==> flow/design.v <==
module timer (
    input wire           clk,
    input wire           rst,
    input wire           start,
    input wire           restart,
    input wire [31:0]    threshold,
    output reg           time_out
);
reg [31:0] counter;
always @(posedge clk or negedge rst) 
begin
    if (!rst) 
    begin
        counter  <= 'b0;
        time_out <= 1'b0;
    end 
    else if (start) 
    begin
        if(!restart)
        begin
            counter <= counter + 'b1;
        end
        else
        begin
            counter <= 'b0;
        end
        if (counter == threshold) 
        begin
            time_out <= 1'b1;
            counter  <= 'd0 ;
        end
        else
        begin
            time_out <= 1'b0;
        end
    end
    else
    begin
        counter <= 'd0;
    end
end
endmodule
module card_handling #(parameter    C_WIDTH   = 6,
                                    P_WIDTH   = 16,
                                    B_WIDTH   = 20,
                                    USERS_NUM = 10)
(
    input wire                  clk,
    input wire                  rst,
    input wire [C_WIDTH-1:0]    card_number,
    input wire                  card_in,
    input wire                  card_out,
    input wire                  operation_done,
    input wire [B_WIDTH-1:0]    updated_balance,
    output reg [P_WIDTH-1:0]    password,
    output reg [B_WIDTH-1:0]    balance,
    output reg                  pass_en     
);
reg [P_WIDTH-1:0] password_rom ;
always @(*)
begin
    case (card_number)
    'd0    : password_rom = 'b0011_0011_0111_0000 ;
    'd1    : password_rom = 'b0011_0101_0000_0110 ;
    'd2    : password_rom = 'b0100_0000_0111_0110 ;
    'd3    : password_rom = 'b0011_0011_0111_0000 ;
    'd4    : password_rom = 'b0101_0010_1001_1000 ;
    'd5    : password_rom = 'b0110_0110_0011_1001 ;
    'd6    : password_rom = 'b0010_0010_1000_0100 ;
    'd7    : password_rom = 'b1001_0001_0010_0101 ;
    'd8    : password_rom = 'b1000_0110_0101_0111 ;
    'd9    : password_rom = 'b0101_0111_1001_0001 ;
    default: password_rom = 'b0 ;
    endcase
end
reg [B_WIDTH*USERS_NUM-1:0] balance_memory ;
reg [B_WIDTH-1:0]           balance_rd ;
localparam [B_WIDTH*USERS_NUM-1:0] BALANCE_INIT = {
    20'd15000 , 20'd40000 , 20'd25000 , 20'd20000 , 20'd4000   ,
    20'd100000, 20'd200000, 20'd10000 , 20'd50000 , 20'd2200   } ;
genvar i ;
generate
for (i = 0 ; i < USERS_NUM ; i = i + 1)
begin : g_balance
    always @(posedge clk or negedge rst) 
    begin
        if (!rst) 
        begin
            balance_memory[i*B_WIDTH +: B_WIDTH] <= BALANCE_INIT[i*B_WIDTH +: B_WIDTH] ;
        end
        else if((card_number == i) && (card_out || operation_done))
        begin
            balance_memory[i*B_WIDTH +: B_WIDTH] <= updated_balance ;
        end
    end
end
endgenerate
integer k ;
always @(*)
begin
    balance_rd = 'b0 ;
    for (k = 0 ; k < USERS_NUM ; k = k + 1)
    begin
        if (card_number == k)
        begin
            balance_rd = balance_memory[k*B_WIDTH +: B_WIDTH] ;
        end
    end
end
always @(posedge clk or negedge rst) 
begin
    if (!rst) 
    begin
        password <= 'b0 ;
        balance  <= 'b0 ;
    end 
    else 
    begin
        if(card_number < USERS_NUM)
        begin
            if(card_in)
            begin
                password <= password_rom ;
                balance  <= balance_rd  ;
            end
        end
        else
        begin
            password <= 'b0 ;
            balance  <= 'b0 ;
        end
    end
end
always @(posedge clk or negedge rst) 
begin
    if(!rst)
    begin
        pass_en <= 1'b0 ;
    end
    else if(card_number < USERS_NUM)
    begin
        pass_en <= card_in ;
    end
    else begin
    end
end
endmodule
module user_interface #(parameter  	P_WIDTH = 16,
                            		B_WIDTH = 20 )
(
    input wire                      clk,
    input wire                      rst,
	input wire                      card_in,
    input wire                      button_0,
    input wire                      button_1,
    input wire                      button_2,
    input wire                      button_3,
    input wire                      button_4,
    input wire                      button_5,
    input wire                      button_6,
    input wire                      button_7,
    input wire                      button_8,
    input wire                      button_9,
    input wire                      enter_button,
    input wire                      cancel_button,
	input wire                      multiple_100_button,
    input wire                      multiple_1000_button,
    input wire                      withdraw_button,
    input wire                      deposit_button,
    input wire                      show_balance,
    input wire                      another_service,
    input wire                      English_button,
    input wire                      Arabic_button,
	output reg     [B_WIDTH-1:0]    entry_value,  
    output reg     [P_WIDTH-1:0]    in_password,  
	output reg     [1:0]            operation,
	output reg     [1:0]	        language
);
reg  [1:0]  count ; 
reg  [3:0]  temp1, temp2, temp3, temp4 ;
reg     [P_WIDTH-1:0]    in_password_temp;
reg     [B_WIDTH-1:0]    entry_value_temp;
reg                 withdraw_hold, withdraw_100_hold, withdraw_1000_hold ;
reg                 withdraw_hold_reg, withdraw_100_hold_reg, withdraw_1000_hold_reg ;
always @(posedge clk or negedge rst) 
begin
	if(!rst)
	begin
		withdraw_hold_reg      <= 1'b0;
		withdraw_100_hold_reg  <= 1'b0;
		withdraw_1000_hold_reg <= 1'b0;
	end
	else
	begin
		withdraw_hold_reg      <= withdraw_hold ;
		withdraw_100_hold_reg  <= withdraw_100_hold ;
		withdraw_1000_hold_reg <= withdraw_1000_hold ;
	end
end
always @(posedge clk or negedge rst) 
begin
	if(!rst)
	begin
		in_password     <= 'b0;
		entry_value  <= 'b0;
	end
	else
	begin
		in_password     <= in_password_temp ;
		entry_value     <= entry_value_temp ;
	end
end
always @(*) 
begin
	if(withdraw_button || deposit_button)
	begin
		entry_value_temp = entry_value ;
		withdraw_hold       = 1'b1; 
		withdraw_100_hold   = 1'b0;
		withdraw_1000_hold  = 1'b0;
	end
	else if(withdraw_hold_reg)
	begin
		entry_value_temp   = entry_value ;
		withdraw_hold      = withdraw_hold_reg ;
		withdraw_100_hold  = withdraw_100_hold_reg ;
		withdraw_1000_hold = withdraw_1000_hold_reg ;
		  if(multiple_100_button)
		begin
			entry_value_temp = entry_value ;
			withdraw_100_hold   = 1'b1;
			withdraw_hold       = 1'b1;
			withdraw_1000_hold  = 1'b0;
		end
		else if(withdraw_100_hold_reg)
		begin
			if(button_1)
			begin
				entry_value_temp = 'd100;
				withdraw_100_hold   = 1'b0;
				withdraw_hold       = 1'b0;
				withdraw_1000_hold  = 1'b0;
			end
			else if(button_2)
			begin
				entry_value_temp = 'd200 ;
				withdraw_100_hold   = 1'b0;
				withdraw_hold       = 1'b0;
				withdraw_1000_hold  = 1'b0;
			end
			else if(button_3)
			begin
				entry_value_temp = 'd300 ;
				withdraw_100_hold   = 1'b0;
				withdraw_hold       = 1'b0;
				withdraw_1000_hold  = 1'b0;
			end
			else if(button_4)
			begin
				entry_value_temp = 'd400 ;
				withdraw_100_hold   = 1'b0;
				withdraw_hold       = 1'b0;
				withdraw_1000_hold  = 1'b0;
			end
			else if(button_5)
			begin
				entry_value_temp      = 'd500 ;
				withdraw_100_hold   = 1'b0;
				withdraw_hold       = 1'b0;
				withdraw_1000_hold  = 1'b0;
			end
			else if(button_6)
			begin
				entry_value_temp      = 'd600 ;
				withdraw_100_hold   = 1'b0;
				withdraw_hold       = 1'b0;
				withdraw_1000_hold  = 1'b0;
			end
			else if(button_7)
			begin
				entry_value_temp      = 'd700 ;
				withdraw_100_hold   = 1'b0;
				withdraw_hold       = 1'b0;
				withdraw_1000_hold  = 1'b0;
			end
			else if(button_8)
			begin
				entry_value_temp      = 'd800 ;
				withdraw_100_hold   = 1'b0;
				withdraw_hold       = 1'b0;
				withdraw_1000_hold  = 1'b0;
			end
			else if(button_9)
			begin
				entry_value_temp      = 'd900 ;
				withdraw_100_hold   = 1'b0;
				withdraw_hold       = 1'b0;
				withdraw_1000_hold  = 1'b0;
			end
			else
			begin
				entry_value_temp = entry_value ;
				withdraw_100_hold   = 1'b1;
				withdraw_hold       = 1'b1;
				withdraw_1000_hold  = 1'b0;
			end
		end
		else if(multiple_1000_button)
		begin
			entry_value_temp = entry_value ;
			withdraw_hold      = 1'b1;
			withdraw_100_hold  = 1'b0;
			withdraw_1000_hold = 1'b1;
		end
		else if(withdraw_1000_hold_reg)
		begin
			if(button_1)
			begin
				entry_value_temp = 'd1000 ;
				withdraw_hold      = 1'b0;
				withdraw_100_hold  = 1'b0;
				withdraw_1000_hold = 1'b0;
			end
			else if(button_2)
			begin
				entry_value_temp = 'd2000 ;
				withdraw_hold      = 1'b0;
				withdraw_100_hold  = 1'b0;
				withdraw_1000_hold = 1'b0;
			end
			else if(button_3)
			begin
				entry_value_temp = 'd3000 ;
				withdraw_hold      = 1'b0;
				withdraw_100_hold  = 1'b0;
				withdraw_1000_hold = 1'b0;
			end
			else if(button_4)
			begin
				entry_value_temp = 'd4000 ;
				withdraw_hold      = 1'b0;
				withdraw_100_hold  = 1'b0;
				withdraw_1000_hold = 1'b0;
			end
			else if(button_5)
			begin
				entry_value_temp = 'd5000 ;
				withdraw_hold      = 1'b0;
				withdraw_100_hold  = 1'b0;
				withdraw_1000_hold = 1'b0;
			end
			else if(button_6)
			begin
				entry_value_temp = 'd6000 ;
				withdraw_hold      = 1'b0;
				withdraw_100_hold  = 1'b0;
				withdraw_1000_hold = 1'b0;
			end
			else if(button_7)
			begin
				entry_value_temp = 'd7000 ;
				withdraw_hold      = 1'b0;
				withdraw_100_hold  = 1'b0;
				withdraw_1000_hold = 1'b0;
			end
			else if(button_8)
			begin
				entry_value_temp = 'd8000 ;
				withdraw_hold      = 1'b0;
				withdraw_100_hold  = 1'b0;
				withdraw_1000_hold = 1'b0;
			end
			else if(button_9)
			begin
				entry_value_temp = 'd9000 ;
				withdraw_hold      = 1'b0;
				withdraw_100_hold  = 1'b0;
				withdraw_1000_hold = 1'b0;
			end
			else
			begin
				entry_value_temp = entry_value ;
				withdraw_hold      = 1'b1;
				withdraw_100_hold  = 1'b0;
				withdraw_1000_hold = 1'b1;
			end
		end 
	end
	else
	begin
		entry_value_temp = entry_value ;
		withdraw_hold      = 1'b0;
		withdraw_100_hold  = 1'b0;
		withdraw_1000_hold = 1'b0;
	end
end
always @(*) 
begin
	if(withdraw_button)
	begin
		operation = 2'b00 ;
	end
	else if(deposit_button)
	begin
		operation = 2'b01 ;
	end
	else if(show_balance)
	begin
		operation = 2'b10 ;
	end
	else
	begin
		operation = 2'b11 ;  
	end
end
always @(posedge clk or negedge rst) 
begin
    if(!rst)
    begin
        count <= 'b0;
		temp1 <= 'd0;
		temp2 <= 'd0;
		temp3 <= 'd0;
		temp4 <= 'd0;
    end
    else if(card_in)
	begin
		count <= 'b0 ;
	end
	else
    begin
        if(button_0)
        begin
		  if(count == 'd0)
		  begin
		   temp1 <= 'd0;
		   count <= count + 1'b1 ;
		  end
		  else if(count == 'd1)
		  begin
		   temp2 <= 'd0;
		   count <= count + 1'b1 ;
		  end
		  else if(count == 'd2)
		  begin
		   temp3 <= 'd0;
		   count <= count + 1'b1 ;
		  end
		  else
		  begin
		   temp4 <= 'd0;
		   count <= 1'b0 ;
		  end
        end
        else if (button_1) 
        begin
		  if(count == 'd0)
		  begin
		   temp1 <= 'd1;
		   count <= count + 1'b1 ;
		  end
		  else if(count == 'd1)
		  begin
		   temp2 <= 'd1;
		   count <= count + 1'b1 ;
		  end
		  else if(count == 'd2)
		  begin
		   temp3 <= 'd1;
		   count <= count + 1'b1 ;
		  end
		  else
		  begin
		   temp4 <= 'd1;
		   count <= 1'b0 ;
		  end
        end
        else if (button_2) 
        begin
		 if(count == 'd0)
		  begin
		   temp1 <= 'd2;
		   count <= count + 1'b1 ;
		  end
		  else if(count == 'd1)
		  begin
		   temp2 <= 'd2;
		   count <= count + 1'b1 ;
		  end
		  else if(count == 'd2)
		  begin
		   temp3 <= 'd2;
		   count <= count + 1'b1 ;
		  end
		  else
		  begin
		   temp4 <= 'd2;
		   count <= 1'b0 ;
		  end
        end
        else if (button_3) 
        begin
		 if(count == 'd0)
		  begin
		   temp1 <= 'd3;
		   count <= count + 1'b1 ;
		  end
		  else if(count == 'd1)
		  begin
		   temp2 <= 'd3;
		   count <= count + 1'b1 ;
		  end
		  else if(count == 'd2)
		  begin
		   temp3 <= 'd3;
		   count <= count + 1'b1 ;
		  end
		  else
		  begin
		   temp4 <= 'd3;
		   count <= 1'b0 ;
		  end
        end
        else if (button_4) 
        begin
		  if(count == 'd0)
		  begin
		   temp1 <= 'd4;
		   count <= count + 1'b1 ;
		  end
		  else if(count == 'd1)
		  begin
		   temp2 <= 'd4;
		   count <= count + 1'b1 ;
		  end
		  else if(count == 'd2)
		  begin
		   temp3 <= 'd4;
		   count <= count + 1'b1 ;
		  end
		  else
		  begin
		   temp4 <= 'd4;
		   count <= 1'b0 ;
		  end
        end
        else if (button_5) 
        begin
           if(count == 'd0)
		  begin
		   temp1 <= 'd5;
		   count <= count + 1'b1 ;
		  end
		  else if(count == 'd1)
		  begin
		   temp2 <= 'd5;
		   count <= count + 1'b1 ;
		  end
		  else if(count == 'd2)
		  begin
		   temp3 <= 'd5;
		   count <= count + 1'b1 ;
		  end
		  else
		  begin
		   temp4 <= 'd5;
		   count <= 1'b0 ;
		  end 
        end
        else if (button_6) 
        begin
		 if(count == 'd0)
		  begin
		   temp1 <= 'd6;
		   count <= count + 1'b1 ;
		  end
		  else if(count == 'd1)
		  begin
		   temp2 <= 'd6;
		   count <= count + 1'b1 ;
		  end
		  else if(count == 'd2)
		  begin
		   temp3 <= 'd6;
		   count <= count + 1'b1 ;
		  end
		  else
		  begin
		   temp4 <= 'd6;
		   count <= 1'b0 ;
		  end 
        end
        else if (button_7) 
        begin
            if(count == 'd0)
		  begin
		   temp1 <= 'd7;
		   count <= count + 1'b1 ;
		  end
		  else if(count == 'd1)
		  begin
		   temp2 <= 'd7;
		   count <= count + 1'b1 ;
		  end
		  else if(count == 'd2)
		  begin
		   temp3 <= 'd7;
		   count <= count + 1'b1 ;
		  end
		  else
		  begin
		   temp4 <= 'd7;
		   count <= 1'b0 ;
		  end 
        end
        else if (button_8) 
        begin
            if(count == 'd0)
		  begin
		   temp1 <= 'd8;
		   count <= count + 1'b1 ;
		  end
		  else if(count == 'd1)
		  begin
		   temp2 <= 'd8;
		   count <= count + 1'b1 ;
		  end
		  else if(count == 'd2)
		  begin
		   temp3 <= 'd8;
		   count <= count + 1'b1 ;
		  end
		  else
		  begin
		   temp4 <= 'd8;
		   count <= 1'b0 ;
		  end 
        end
        else if (button_9) 
        begin
            if(count == 'd0)
		  begin
		   temp1 <= 'd9;
		   count <= count + 1'b1 ;
		  end
		  else if(count == 'd1)
		  begin
		   temp2 <= 'd9;
		   count <= count + 1'b1 ;
		  end
		  else if(count == 'd2)
		  begin
		   temp3 <= 'd9;
		   count <= count + 1'b1 ;
		  end
		  else
		  begin
		   temp4 <= 'd9;
		   count <= 1'b0 ;
		  end 
        end
    end
end
always @(*) begin
    if(enter_button ) 
	begin
		in_password_temp = {temp1, temp2, temp3, temp4} ;
	end
	else
	begin
		in_password_temp = in_password ;
	end
end
always @(*) 
begin
	if(English_button)
	begin
		language = 2'b01;
	end	
	else if(Arabic_button)
	begin
		language = 2'b10;
	end
	else
	begin
		language = 2'b00;   
	end
end
endmodule
module ATM_FSM #(parameter  P_WIDTH = 16,
                            B_WIDTH = 20 )
(
    input wire              clk,
    input wire              rst,
    input wire                       time_out,
    input wire     [P_WIDTH-1:0]     user_password,
    input wire     [B_WIDTH-1:0]     current_balance,
    input wire                       pass_en,
    input wire     [P_WIDTH-1:0]     in_password,
    input wire                       enter_button,
    input wire                       cancel_button,
    input wire                       correction_button,
    input wire                       another_service,
    input wire     [1:0]             language,       
    input wire     [1:0]             operation,      
    input wire     [B_WIDTH-1:0]     actual_deposit_value,
    input wire     [B_WIDTH-1:0]     entry_value,
    output reg     [B_WIDTH-1:0]     updated_balance,
    output reg                       wrong_password,
    output reg                       operation_done,  
    output reg                       error,  
    output reg                       start_timer,  
    output wire                      restart_timer,  
    output reg                       card_out
);
localparam          IDLE             = 4'b0000 ,
                    LANGUAGE         = 4'b0001 ,
                    WRITE_PASS       = 4'b0010 ,
                    CHECK_PASS       = 4'b0011 ,
                    OPERATION        = 4'b0100 ,
                    WRITE_WITHDRAW   = 4'b0101 ,
                    WITHDRAW         = 4'b0110 ,
                    WRITE_DEPOSIT    = 4'b0111 ,
                    DEPOSIT          = 4'b1000 ,
                    BALANCE          = 4'b1001 ;
reg      [3:0]      current_state ,
                    next_state ;
reg      [B_WIDTH-1:0]     updated_balance_comb ;
reg      [1:0]    error_count ;
reg      [1:0]    error_count_reg ;
always @(posedge clk or negedge rst) 
begin
    if(!rst)
    begin
        error_count_reg <= 'b0 ;
    end
    else
    begin
        error_count_reg <= error_count ;
    end
end
reg                        op_done_reg ;
always @(posedge clk or negedge rst) 
begin
    if(!rst)
    begin
        op_done_reg <= 1'b0 ;
    end
    else
    begin
        op_done_reg <= operation_done && ((current_state == WITHDRAW) || (current_state == DEPOSIT)) ;
    end
end
always @(posedge clk or negedge rst) 
begin
    if(!rst)
    begin
        updated_balance <= 'b0 ;
    end
    else
    begin
        if(pass_en)
        begin
            updated_balance <= current_balance ;
        end
        else
        begin
            updated_balance <= updated_balance_comb ;
        end
    end   
end
always @ (posedge clk or negedge rst)
begin
    if(!rst)
    begin
        current_state <= IDLE ;
    end
    else
    begin
        current_state <= next_state ;
    end
end
always @ (*)
begin
    error_count = error_count_reg;
    case (current_state)
    IDLE : begin
        error_count = 'b0;
        if(pass_en)
        begin
            next_state = LANGUAGE ;
        end
        else
        begin
            next_state = IDLE ;
        end
    end
    LANGUAGE : begin
        if(time_out || cancel_button)  
        begin
            next_state = IDLE ;
        end
        else
        begin
            if(language == 2'b01 || language == 2'b10)
            begin
                next_state = WRITE_PASS ;
            end
            else
            begin
                next_state = LANGUAGE ;
            end
        end
    end
    WRITE_PASS : begin
        error_count = error_count_reg;
        if(time_out || cancel_button)
        begin
            next_state = IDLE ;
        end
        else if(enter_button)
        begin
            next_state = CHECK_PASS ;
        end
        else
        begin
            next_state = WRITE_PASS ;
        end
    end
    CHECK_PASS : begin
        if(wrong_password)  
        begin
            if(error_count_reg == 2'b10)
            begin
                error_count = 2'b0;
                next_state = IDLE ;
            end
            else
            begin
                error_count = error_count_reg + 'b1 ;
                next_state = WRITE_PASS ;
            end    
        end
        else
        begin
            error_count = 2'b0;
            next_state = OPERATION ;
        end
    end
    OPERATION : begin
        if(time_out || cancel_button)  
        begin
            next_state = IDLE ;
        end
        else
        begin
            if(operation == 2'b00)
            begin
                next_state = WRITE_WITHDRAW ;
            end
            else if(operation == 2'b01)
            begin
                next_state = WRITE_DEPOSIT ;
            end
            else if(operation == 2'b10)
            begin
                next_state = BALANCE ;
            end
            else
            begin
                next_state = OPERATION ;
            end
        end
    end
    WRITE_WITHDRAW : begin
         error_count = error_count_reg;
        if(time_out || cancel_button)
        begin
            next_state = IDLE ;
        end
        else
        begin
            if(enter_button)
            begin
                next_state = WITHDRAW ;
            end
            else 
            begin
                next_state = WRITE_WITHDRAW ;
            end
        end
    end
    WITHDRAW : begin
        if(operation_done)
        begin
            error_count = 2'b0;
            if(time_out || cancel_button)
            begin
                next_state = IDLE ;
            end
            else
            begin
                if(another_service)
                begin
                    next_state = OPERATION ;
                end
                else
                begin
                    next_state = WITHDRAW ;
                end
            end
        end
        else  
        begin
            if(error_count_reg == 2'b10)
            begin
                error_count = 2'b0;
                next_state = IDLE ;
            end
            else
            begin
                error_count = error_count_reg + 'b1 ;
                next_state = WRITE_WITHDRAW ;
            end
        end
    end
    WRITE_DEPOSIT : begin
         error_count = error_count_reg;
        if(time_out || cancel_button)
        begin
            next_state = IDLE ;
        end
        else
        begin
            if(enter_button)
            begin
                next_state = DEPOSIT ;
            end
            else
            begin
                next_state = WRITE_DEPOSIT ;
            end
        end
    end
    DEPOSIT : begin
        if(operation_done)
        begin
            error_count = 2'b0;
            if(time_out || cancel_button)
            begin
                next_state = IDLE ;
            end
            else
            begin
                if(another_service)
                begin
                    next_state = OPERATION ;
                end
                else
                begin
                    next_state = DEPOSIT ;
                end
            end 
        end
        else  
        begin
            if(error_count_reg == 2'b10)
            begin
                error_count = 2'b0;
                next_state = IDLE ;
            end
            else
            begin
                error_count = error_count_reg + 'b1 ;
                next_state = WRITE_DEPOSIT ;
            end
        end
    end
    BALANCE : begin
        if(time_out || cancel_button)
        begin
            next_state = IDLE ;
        end
        else
        begin
            if(another_service)
            begin
                next_state = OPERATION ;
            end
            else
            begin
                next_state = BALANCE ;
            end
        end
    end
    default : begin
        next_state = IDLE ;
    end
    endcase
end
always @ (*)
begin
    case (current_state)
    IDLE : begin
        wrong_password = 1'b0 ;
        operation_done = 1'b0 ;
        error = 1'b0 ;
        updated_balance_comb = updated_balance ; 
        start_timer = 1'b0 ;
        card_out = 1'b0 ;
    end
    LANGUAGE : begin
        wrong_password = 1'b0 ;
        operation_done = 1'b0 ;
        error = 1'b0 ;
        updated_balance_comb = updated_balance ; 
        start_timer = 1'b1 ;
        if(time_out || cancel_button) 
        begin
            card_out = 1'b1 ;
        end
        else
        begin
            card_out = 1'b0 ;
        end  
    end
    WRITE_PASS : begin
        wrong_password = 1'b0 ;
        operation_done = 1'b0 ;
        error = 1'b0 ;
        updated_balance_comb = updated_balance ; 
        start_timer = 1'b1 ;
        if(time_out || cancel_button) 
        begin
            card_out = 1'b1 ;
        end
        else
        begin
            card_out = 1'b0 ;
        end  
    end
    CHECK_PASS : begin
        operation_done = 1'b0 ;
        updated_balance_comb = updated_balance ; 
        start_timer = 1'b0 ;
        card_out = 1'b0 ;
        if(in_password == user_password)
        begin
            wrong_password = 1'b0 ;
            error = 1'b0 ;
        end
        else
        begin
            wrong_password = 1'b1 ;
            error = 1'b1 ;
        end
    end
    OPERATION : begin
        wrong_password = 1'b0 ;
        operation_done = 1'b0 ;
        error = 1'b0 ;
        updated_balance_comb = updated_balance ;
        start_timer = 1'b1 ;
        if(time_out || cancel_button) 
        begin
            card_out = 1'b1 ;
        end
        else
        begin
            card_out = 1'b0 ;
        end  
    end
    WRITE_WITHDRAW : begin
        wrong_password = 1'b0 ;
        operation_done = 1'b0 ;
        error = 1'b0 ;
        updated_balance_comb = updated_balance ; 
        start_timer = 1'b1 ;
        if(time_out || cancel_button) 
        begin
            card_out = 1'b1 ;
        end
        else
        begin
            card_out = 1'b0 ;
        end  
    end
    WITHDRAW : begin
        wrong_password = 1'b0 ;
        start_timer = 1'b1 ;
        if(!op_done_reg)  
        begin
            if(entry_value > current_balance)
            begin
                error = 1'b1 ;
                updated_balance_comb = updated_balance ;
                operation_done = 1'b0 ;
            end
            else
            begin
                error = 1'b0 ;
                updated_balance_comb = updated_balance - entry_value ;
                operation_done = 1'b1 ;
            end
        end
        else
        begin
            error = 1'b0 ;
            updated_balance_comb = updated_balance ;
            operation_done = 1'b1 ;
        end 
        if(time_out || cancel_button) 
        begin
            card_out = 1'b1 ;
        end
        else
        begin
            card_out = 1'b0 ;
        end  
    end
    WRITE_DEPOSIT : begin
        wrong_password = 1'b0 ;
        operation_done = 1'b0 ;
        error = 1'b0 ;
        updated_balance_comb = updated_balance ; 
        start_timer = 1'b1 ;
        if(time_out || cancel_button) 
        begin
            card_out = 1'b1 ;
        end
        else
        begin
            card_out = 1'b0 ;
        end  
    end
    DEPOSIT : begin
        wrong_password = 1'b0 ;
        start_timer = 1'b1 ;
        if(!op_done_reg)  
        begin
            if(entry_value == actual_deposit_value)
            begin
                error = 1'b0 ;
                updated_balance_comb = updated_balance + actual_deposit_value ;
                operation_done = 1'b1 ;
            end
            else
            begin
                error = 1'b1 ;
                updated_balance_comb = updated_balance ;
                operation_done = 1'b0 ;
            end
        end
        else
        begin
            error = 1'b0 ;
            updated_balance_comb = updated_balance ;
            operation_done = 1'b1 ;
        end
        if(time_out || cancel_button) 
        begin
            card_out = 1'b1 ;
        end
        else
        begin
            card_out = 1'b0 ;
        end   
    end
    BALANCE : begin
        wrong_password = 1'b0 ;
        operation_done = 1'b1 ;
        error = 1'b0 ;
        updated_balance_comb = updated_balance ; 
        start_timer = 1'b1 ;
        if(time_out || cancel_button) 
        begin
            card_out = 1'b1 ;
        end
        else
        begin
            card_out = 1'b0 ;
        end  
    end
    default : begin
        wrong_password = 1'b0 ;
        operation_done = 1'b0 ;
        error = 1'b0 ;
        updated_balance_comb = updated_balance ; 
        start_timer = 1'b0 ;
        card_out = 1'b0 ;
    end
    endcase
end
assign restart_timer = another_service || enter_button || (language == 2'b01) || (language == 2'b10) || (operation == 2'b00) || (operation == 2'b01) || (operation == 2'b10);
endmodule
module ATM_TOP #(parameter  P_WIDTH = 16,
                            B_WIDTH = 20, 
							C_WIDTH = 6)
( 
    input   wire                    clk,
    input   wire                    rst,
	input wire [C_WIDTH-1:0]         card_number,
	input wire                       card_in,
    input wire                      button_0,
    input wire                      button_1,
    input wire                      button_2,
    input wire                      button_3,
    input wire                      button_4,
    input wire                      button_5,
    input wire                      button_6,
    input wire                      button_7,
    input wire                      button_8,
    input wire                      button_9,
    input wire                      enter_button,
    input wire                      cancel_button,
    input wire                      withdraw_button,
    input wire                      deposit_button,
    input wire                      show_balance,
	input wire                      another_service,
    input wire                      English_button,
    input wire                      Arabic_button,
	input wire                      multiple_100_button,
    input wire                      multiple_1000_button,
    input wire     [B_WIDTH-1:0]     actual_deposit_value,
	input wire [31:0]                threshold,
	output wire	                         card_out,
	output wire  [B_WIDTH-1:0]     updated_balance,  
	output wire                    operation_done, 
	output wire                    error,
	output wire                    wrong_password
	);
wire  [B_WIDTH-1:0]         entry_value;
wire  [P_WIDTH-1:0]         password; 
wire  [B_WIDTH-1:0]         balance; 
wire                        pass_en; 
wire  [P_WIDTH-1:0]         in_password ;  
wire  [1:0]                 operation ;  
wire                         time_out ;  
wire                         start_timer ;  
wire                         restart_timer;  
wire     [1:0]               language ;
card_handling U0_card_handling (
    .clk(clk),
    .rst(rst),
    .card_number(card_number),
    .card_in(card_in),
	.card_out(card_out),
	.updated_balance(updated_balance),
    .password(password),
    .balance(balance),
	.operation_done(operation_done),
    .pass_en(pass_en)
);
user_interface U0_user_interface (
    .clk(clk),
    .rst(rst),
    .button_0(button_0),
	.button_1(button_1),
	.button_2(button_2),
	.button_3(button_3),
	.button_4(button_4),
	.button_5(button_5),
	.button_6(button_6),
	.button_7(button_7),
	.button_8(button_8),
	.button_9(button_9),
    .card_in(card_in),
	.multiple_100_button(multiple_100_button),
	.multiple_1000_button(multiple_1000_button),
    .enter_button(enter_button),
    .cancel_button(cancel_button),
    .withdraw_button(withdraw_button),
    .deposit_button(deposit_button),
	.show_balance(show_balance),
	.another_service(another_service),
	.English_button(English_button),
	.Arabic_button(Arabic_button),
	.entry_value(entry_value),
	.in_password(in_password),
	.operation(operation),
	.language(language)
);
timer U0_timer (
    .clk(clk),
    .rst(rst),
	.restart(restart_timer),
    .start(start_timer),
    .threshold(threshold),
    .time_out(time_out)
);
ATM_FSM U0_ATM_FSM (
    .clk(clk),
    .rst(rst),
    .time_out(time_out),
    .user_password(password),
    .current_balance(balance),
    .pass_en(pass_en),
	.card_out(card_out),
    .in_password(in_password),
    .enter_button(enter_button),
	.cancel_button(cancel_button),
	.correction_button(1'b0),
	.another_service(another_service),
	.language(language),
	.operation(operation),
	.entry_value(entry_value),
	.actual_deposit_value(actual_deposit_value),
	.updated_balance(updated_balance),
	.wrong_password(wrong_password),
	.operation_done(operation_done),
	.error(error),
	.start_timer(start_timer),
	.restart_timer(restart_timer)
);
endmodule
From RTL to reports: ATM_TOP
Tool output for the design above, in the order of the flow. Lines are those of the file above, counted from 1. Operators: Yosys type, input widths -> output width; for muxes data width and select width s. Cell names lack the library's common part. Not given: -

Top: ATM_TOP. Clock port: clk. Library: sky130hd. Timing corner: tt_025C_1v80.

Elaborated design
Yosys after proc, flatten, opt, wreduce and memory -nomap, before mapping. Memory bits, and registers merged into a memory's read port (data or address), are not among the register bits. Print and check cells are not counted. Equal cells are merged and count once. Memory sizes are those after Yosys's memory passes, which may raise the word count (mostly to a power of two), join words into wider ones and drop unused or constant bits.

Memory cells: 1. The entry for register bits after elaboration reads 354. The figure for ROM bits is 240. The entry for word-level cells reads 384.

Memories: (name not given) (depth 16, width 15, rd ports 1, write ports 0, RTL line 62) `case (card_number)`.

For $add $sub $neg the number is 5. The entry for order comparisons reads 2. For bitwise gates (word level) the number is 6. Multiplexer cells: 265. The entry for reduce/logical cells reads 40. The entry for equal/unequal tests reads 36.

Operators with widths (number): $mux 20 (38); $mux 4 (147); $mux 32 (3); $mux 2 (25); $mux 16 (3); $mux 1 (42); $pmux 4 s10 (1); $pmux 20 s2 (1); $add 32x1->32 const B (1); $eq 32x32->1 (1); $eq 6x3->1 const B (4); $add 20x20->20 (1); $sub 20x20->20 (1); $gt 20x20->1 (1); $eq 20x20->1 (1); $eq 16x16->1 (1); $eq 4x3->1 const B (4); $reduce_and 5->1 (3); $ne 3x3->1 const B (4); $eq 6x2->1 const B (2); $eq 6x4->1 const B (2); $logic_and 1x1->1 (11); $logic_or 1x1->1 (11); $ne 11x11->1 const B (1); $reduce_bool 11->1 (1); $ne 10x10->1 const B (1); $reduce_bool 10->1 (1); $eq 2x2->1 const B (4).

Other operator kinds: 24; their cells: 38.

Depth
Longest topological path by Yosys (ltp), each cell counted once; first at word level (registers and memories cut), then after technology mapping (sequential cells cut; the memories' decode and read muxes count).

For depth in word-level cells the number is 15. ABC_AREA: 0. For depth in mapped cells the number is 16. For depth with buffers taken out the number is 15.

Mapped cells and area
The flow's flattened synthesis, as Yosys stat reports it; memories are mapped. The netlist is that of the ABC_AREA named above (0 if unset); the other value can give another one.

Under cell area after synthesis stands 0.0183801 mm^2. Mapped flip-flops: 351. The figure for standard cells after synthesis is 1748. The entry for buffer cells reads 111. Area of sequential cells: 0.0088547 mm^2.

Cells by type: dfrtp_1 (number 294, total area 7.36E+03 um^2); mux2_2 (number 231, total area 2.6E+03 um^2); dfstp_2 (number 57, total area 1.5E+03 um^2); nor2_1 (number 157, total area 589.315 um^2); o21ai_0 (number 114, total area 570.547 um^2); ha_1 (number 43, total area 538.016 um^2); xnor2_1 (number 57, total area 499.229 um^2); nand2_1 (number 125, total area 469.2 um^2); xor2_1 (number 53, total area 464.195 um^2); a21oi_1 (number 69, total area 345.331 um^2); clkbuf_1 (number 83, total area 311.549 um^2); a221oi_1 (number 24, total area 210.202 um^2); inv_1 (number 52, total area 195.187 um^2); a221o_1 (number 19, total area 190.182 um^2); mux2i_1 (number 19, total area 190.182 um^2); a211oi_1 (number 21, total area 157.651 um^2); nand3_1 (number 30, total area 150.144 um^2); nand4_1 (number 24, total area 150.144 um^2).

Not listed: further types 52, cells in them 276. By module: a second synthesis without flattening, with its own total; a netlist apart from the flattened one above.

Cells (unflattened synthesis): 1839. Area (unflattened synthesis): 0.0195312 mm^2.

Rows give one instance, submodules left out.

By module: card_handling (area 0.0111357 mm^2, times used 1, sequential area 0.0059757 mm^2, cells 935); ATM_FSM (area 0.0039463 mm^2, times used 1, sequential area 0.000827 mm^2, cells 495); user_interface (area 0.0024423 mm^2, times used 1, sequential area 0.0012262 mm^2, cells 203); timer (area 0.0020032 mm^2, times used 1, sequential area 0.0008258 mm^2, cells 205); ATM_TOP (area 0.0000038 mm^2, times used 1, sequential area 0 mm^2, cells 1).

Path before layout
OpenSTA on the mapped netlist: ideal clock, no wires. The path of least setup slack (recovery checks aside). Input and output delay are each 20% of the period. Register names are those of the netlist, which keeps one name where synthesis merged equal registers.

Path type: in2out. Start point: input port actual_deposit_value[17]. End point: output port operation_done. Under path delay stands 1.514 ns. The entry for external input delay reads 1.200 ns. For period the number is 6.0 ns. Under arrival time stands 2.714 ns. For stages on the path the number is 6. The entry for data required time reads 4.800 ns. The figure for setup slack is 2.086 ns. Under time at the first pin stands 1.200 ns. Period reached after synthesis: 3.914 ns.

"path delay" = arrival - input delay + setup time. At an output port there is no setup time. "stages on the path": output pins that drive a net of the path, with the launching flip-flop's if there is one; two outputs of one cell count as two. "period reached after synthesis" = period - worst setup slack (recovery checks aside). The figure is calculated, with input and output delays left at 20% of the set period. The rows between start and end are the longest chain of elaborated cells between them; the timing report does not say that the signal goes this way. Where chains are equally long, one stands for them. Each line given opens the expression or statement behind the cell; cells for indexed reads and writes are added by Yosys, which also makes memories of some case tables.

Cell sequence: or4_1 -> nor4_1 -> a41oi_1 -> a21oi_1 -> nand2_1 -> inv_1. Length of the longest elaborated chain: 4. The figure for elaborated cells on any way between the ends is 4. For source lines of those cells the number is 3.

Ends and longest elaborated chain, after synthesis: start, declared (RTL line 1224) `input wire     [B_WIDTH-1:0]     actual_deposit_value,`; $eq 20x20->1 (RTL line 1141) `if(entry_value == actual_deposit_value)`; $mux 1 (RTL line 1141); $mux 1 (RTL line 1139) `if(!op_done_reg)`; $pmux 1 s3 (RTL line 1003) `case (current_state)`; end, declared (RTL line 1228) `output wire operation_done,`.

Worst path after layout
From the final timing report of job 1: the path of least setup slack in the routed layout; clock arrival at registers is part of the times.

Path type: in2out. Start point: input port actual_deposit_value[17]. End point: output port operation_done. Under arrival time stands 4.08 ns. For stages on the path the number is 8. For period the number is 6.0 ns. The entry for data required time reads 4.80 ns. The figure for setup slack is 0.72 ns. The entry for external input delay reads 1.20 ns. Under time at the first pin stands 1.20 ns.

The rows between start and end are the longest chain of elaborated cells between them; the timing report does not say that the signal goes this way. Where chains are equally long, one stands for them.

Cell sequence: clkdlybuf4s50_1 -> or4_1 -> nor4_1 -> a41oi_1 -> a21oi_1 -> nand2_1 -> inv_1 -> clkdlybuf4s50_1. Length of the longest elaborated chain: 4. The figure for elaborated cells on any way between the ends is 4. For source lines of those cells the number is 3.

Ends and longest elaborated chain, post-layout: start, declared (RTL line 1224) `input wire     [B_WIDTH-1:0]     actual_deposit_value,`; $eq 20x20->1 (RTL line 1141) `if(entry_value == actual_deposit_value)`; $mux 1 (RTL line 1141); $mux 1 (RTL line 1139) `if(!op_done_reg)`; $pmux 1 s3 (RTL line 1003) `case (current_state)`; end, declared (RTL line 1228) `output wire operation_done,`.

Lab notebook: ATM_TOP

Measured data: module ATM_TOP, platform sky130hd, 7 stored runs of the flow under differing settings, order arbitrary. Input and output delays are each 20% of the period that was set; the output load is 0.01 pF. "achieved period" is the run's clock period less its worst setup slack. It is reckoned from that one timing run; input and output delays stay at 20% of the period that was set. "critical setup path time": the worst setup path's part of the clock period (all of it between registers, 20% less for each end at a port) less its slack. A launch clock that arrives late makes it longer, a capture clock that arrives late makes it shorter.

Job 1 has these settings: CORE_UTILIZATION 40; period_ns 6.0; CAP_MARGIN 20; CORE_MARGIN 2; SLEW_MARGIN 20. The synthesized cell area reads 0.0183801 mm^2. The measured die area is 0.0476811 mm^2. The standard-cell area after routing is 0.0212354 mm^2. The utilization in the final report comes to 46.8 %. The smallest setup slack comes to 0.724 ns. The setup total negative slack reads 0.000 ns. The achieved period comes to 5.276 ns. The measured critical setup path time is 2.88 ns. Worst setup path type: in2out.

Job 2 has these settings: CAP_MARGIN 20; CELL_PAD_IN_SITES_DETAIL_PLACEMENT 0; CELL_PAD_IN_SITES_GLOBAL_PLACEMENT 1; CORE_MARGIN 6; CORE_UTILIZATION 23; CTS_CLUSTER_SIZE 71; GPL_ROUTABILITY_DRIVEN 1; GPL_TIMING_DRIVEN 1; HOLD_SLACK_MARGIN 0.14; MAX_ROUTING_LAYER met5; MIN_ROUTING_LAYER met2; PLACE_DENSITY_LB_ADDON 0.13; SETUP_SLACK_MARGIN 1.33; TNS_END_PERCENT 65; period_ns 9.34; SLEW_MARGIN 20. The synthesized cell area reads 0.0183801 mm^2. The measured die area is 0.0868422 mm^2. The standard-cell area after routing is 0.0221125 mm^2. The utilization in the final report comes to 28.0 %. The smallest setup slack comes to 2.577 ns. The setup total negative slack reads 0.000 ns. The achieved period comes to 6.763 ns. The measured critical setup path time is 3.03 ns. Worst setup path type: in2out.

Job 3 has these settings: CELL_PAD_IN_SITES_DETAIL_PLACEMENT 1; CELL_PAD_IN_SITES_GLOBAL_PLACEMENT 3; CORE_UTILIZATION 28; GPL_TIMING_DRIVEN 0; MAX_ROUTING_LAYER met5; PLACE_DENSITY_LB_ADDON 0.08; SETUP_SLACK_MARGIN -0.0; period_ns 7.33; CAP_MARGIN 20; CORE_MARGIN 2; SLEW_MARGIN 20. The synthesized cell area reads 0.0183801 mm^2. The measured die area is 0.0677092 mm^2. The standard-cell area after routing is 0.0220674 mm^2. The utilization in the final report comes to 34.1 %. The smallest setup slack comes to 1.161 ns. The setup total negative slack reads 0.000 ns. The achieved period comes to 6.169 ns. The measured critical setup path time is 3.24 ns. Worst setup path type: in2out.

Job 4 has these settings: CORE_UTILIZATION 39; period_ns 5.35; CAP_MARGIN 20; CORE_MARGIN 2; SLEW_MARGIN 20. The synthesized cell area reads 0.0183801 mm^2. The measured die area is 0.0488808 mm^2. The standard-cell area after routing is 0.0213768 mm^2. The utilization in the final report comes to 45.9 %. The smallest setup slack comes to 0.433 ns. The setup total negative slack reads 0.000 ns. The achieved period comes to 4.917 ns. The measured critical setup path time is 2.78 ns. Worst setup path type: in2out.

Job 5 has these settings: ABC_AREA 1; CELL_PAD_IN_SITES_DETAIL_PLACEMENT 2; CELL_PAD_IN_SITES_GLOBAL_PLACEMENT 2; CORE_UTILIZATION 58; GPL_TIMING_DRIVEN 1; MAX_ROUTING_LAYER met4; MIN_ROUTING_LAYER met1; TNS_END_PERCENT 50; period_ns 4.46; CAP_MARGIN 20; CORE_MARGIN 2; SLEW_MARGIN 20. Outcome: unfinished; error GPL-0301 in placement.

Job 6 has these settings: CORE_MARGIN 6; CTS_CLUSTER_SIZE 14; TNS_END_PERCENT 85; period_ns 6.0; CAP_MARGIN 20; CORE_UTILIZATION 40; SLEW_MARGIN 20. The synthesized cell area reads 0.0183801 mm^2. The measured die area is 0.0512388 mm^2. The standard-cell area after routing is 0.0213517 mm^2. The utilization in the final report comes to 47.0 %. The smallest setup slack comes to 0.805 ns. The setup total negative slack reads 0.000 ns. The achieved period comes to 5.195 ns. The measured critical setup path time is 2.79 ns. Worst setup path type: in2out.

Job 7 has these settings: CAP_MARGIN 20; CELL_PAD_IN_SITES_DETAIL_PLACEMENT 0; CELL_PAD_IN_SITES_GLOBAL_PLACEMENT 1; CORE_MARGIN 6; CORE_UTILIZATION 23; CTS_CLUSTER_DIAMETER 235; CTS_CLUSTER_SIZE 82; GPL_ROUTABILITY_DRIVEN 1; GPL_TIMING_DRIVEN 1; HOLD_SLACK_MARGIN 0.14; MAX_ROUTING_LAYER met5; MIN_ROUTING_LAYER met2; PLACE_DENSITY 0.49; SETUP_SLACK_MARGIN 1.33; TNS_END_PERCENT 65; period_ns 9.34; SLEW_MARGIN 20. The synthesized cell area reads 0.0183801 mm^2. The measured die area is 0.0868422 mm^2. The standard-cell area after routing is 0.0208963 mm^2. The utilization in the final report comes to 26.5 %. The smallest setup slack comes to 2.623 ns. The setup total negative slack reads 0.000 ns. The achieved period comes to 6.717 ns. The measured critical setup path time is 2.98 ns. Worst setup path type: in2out.
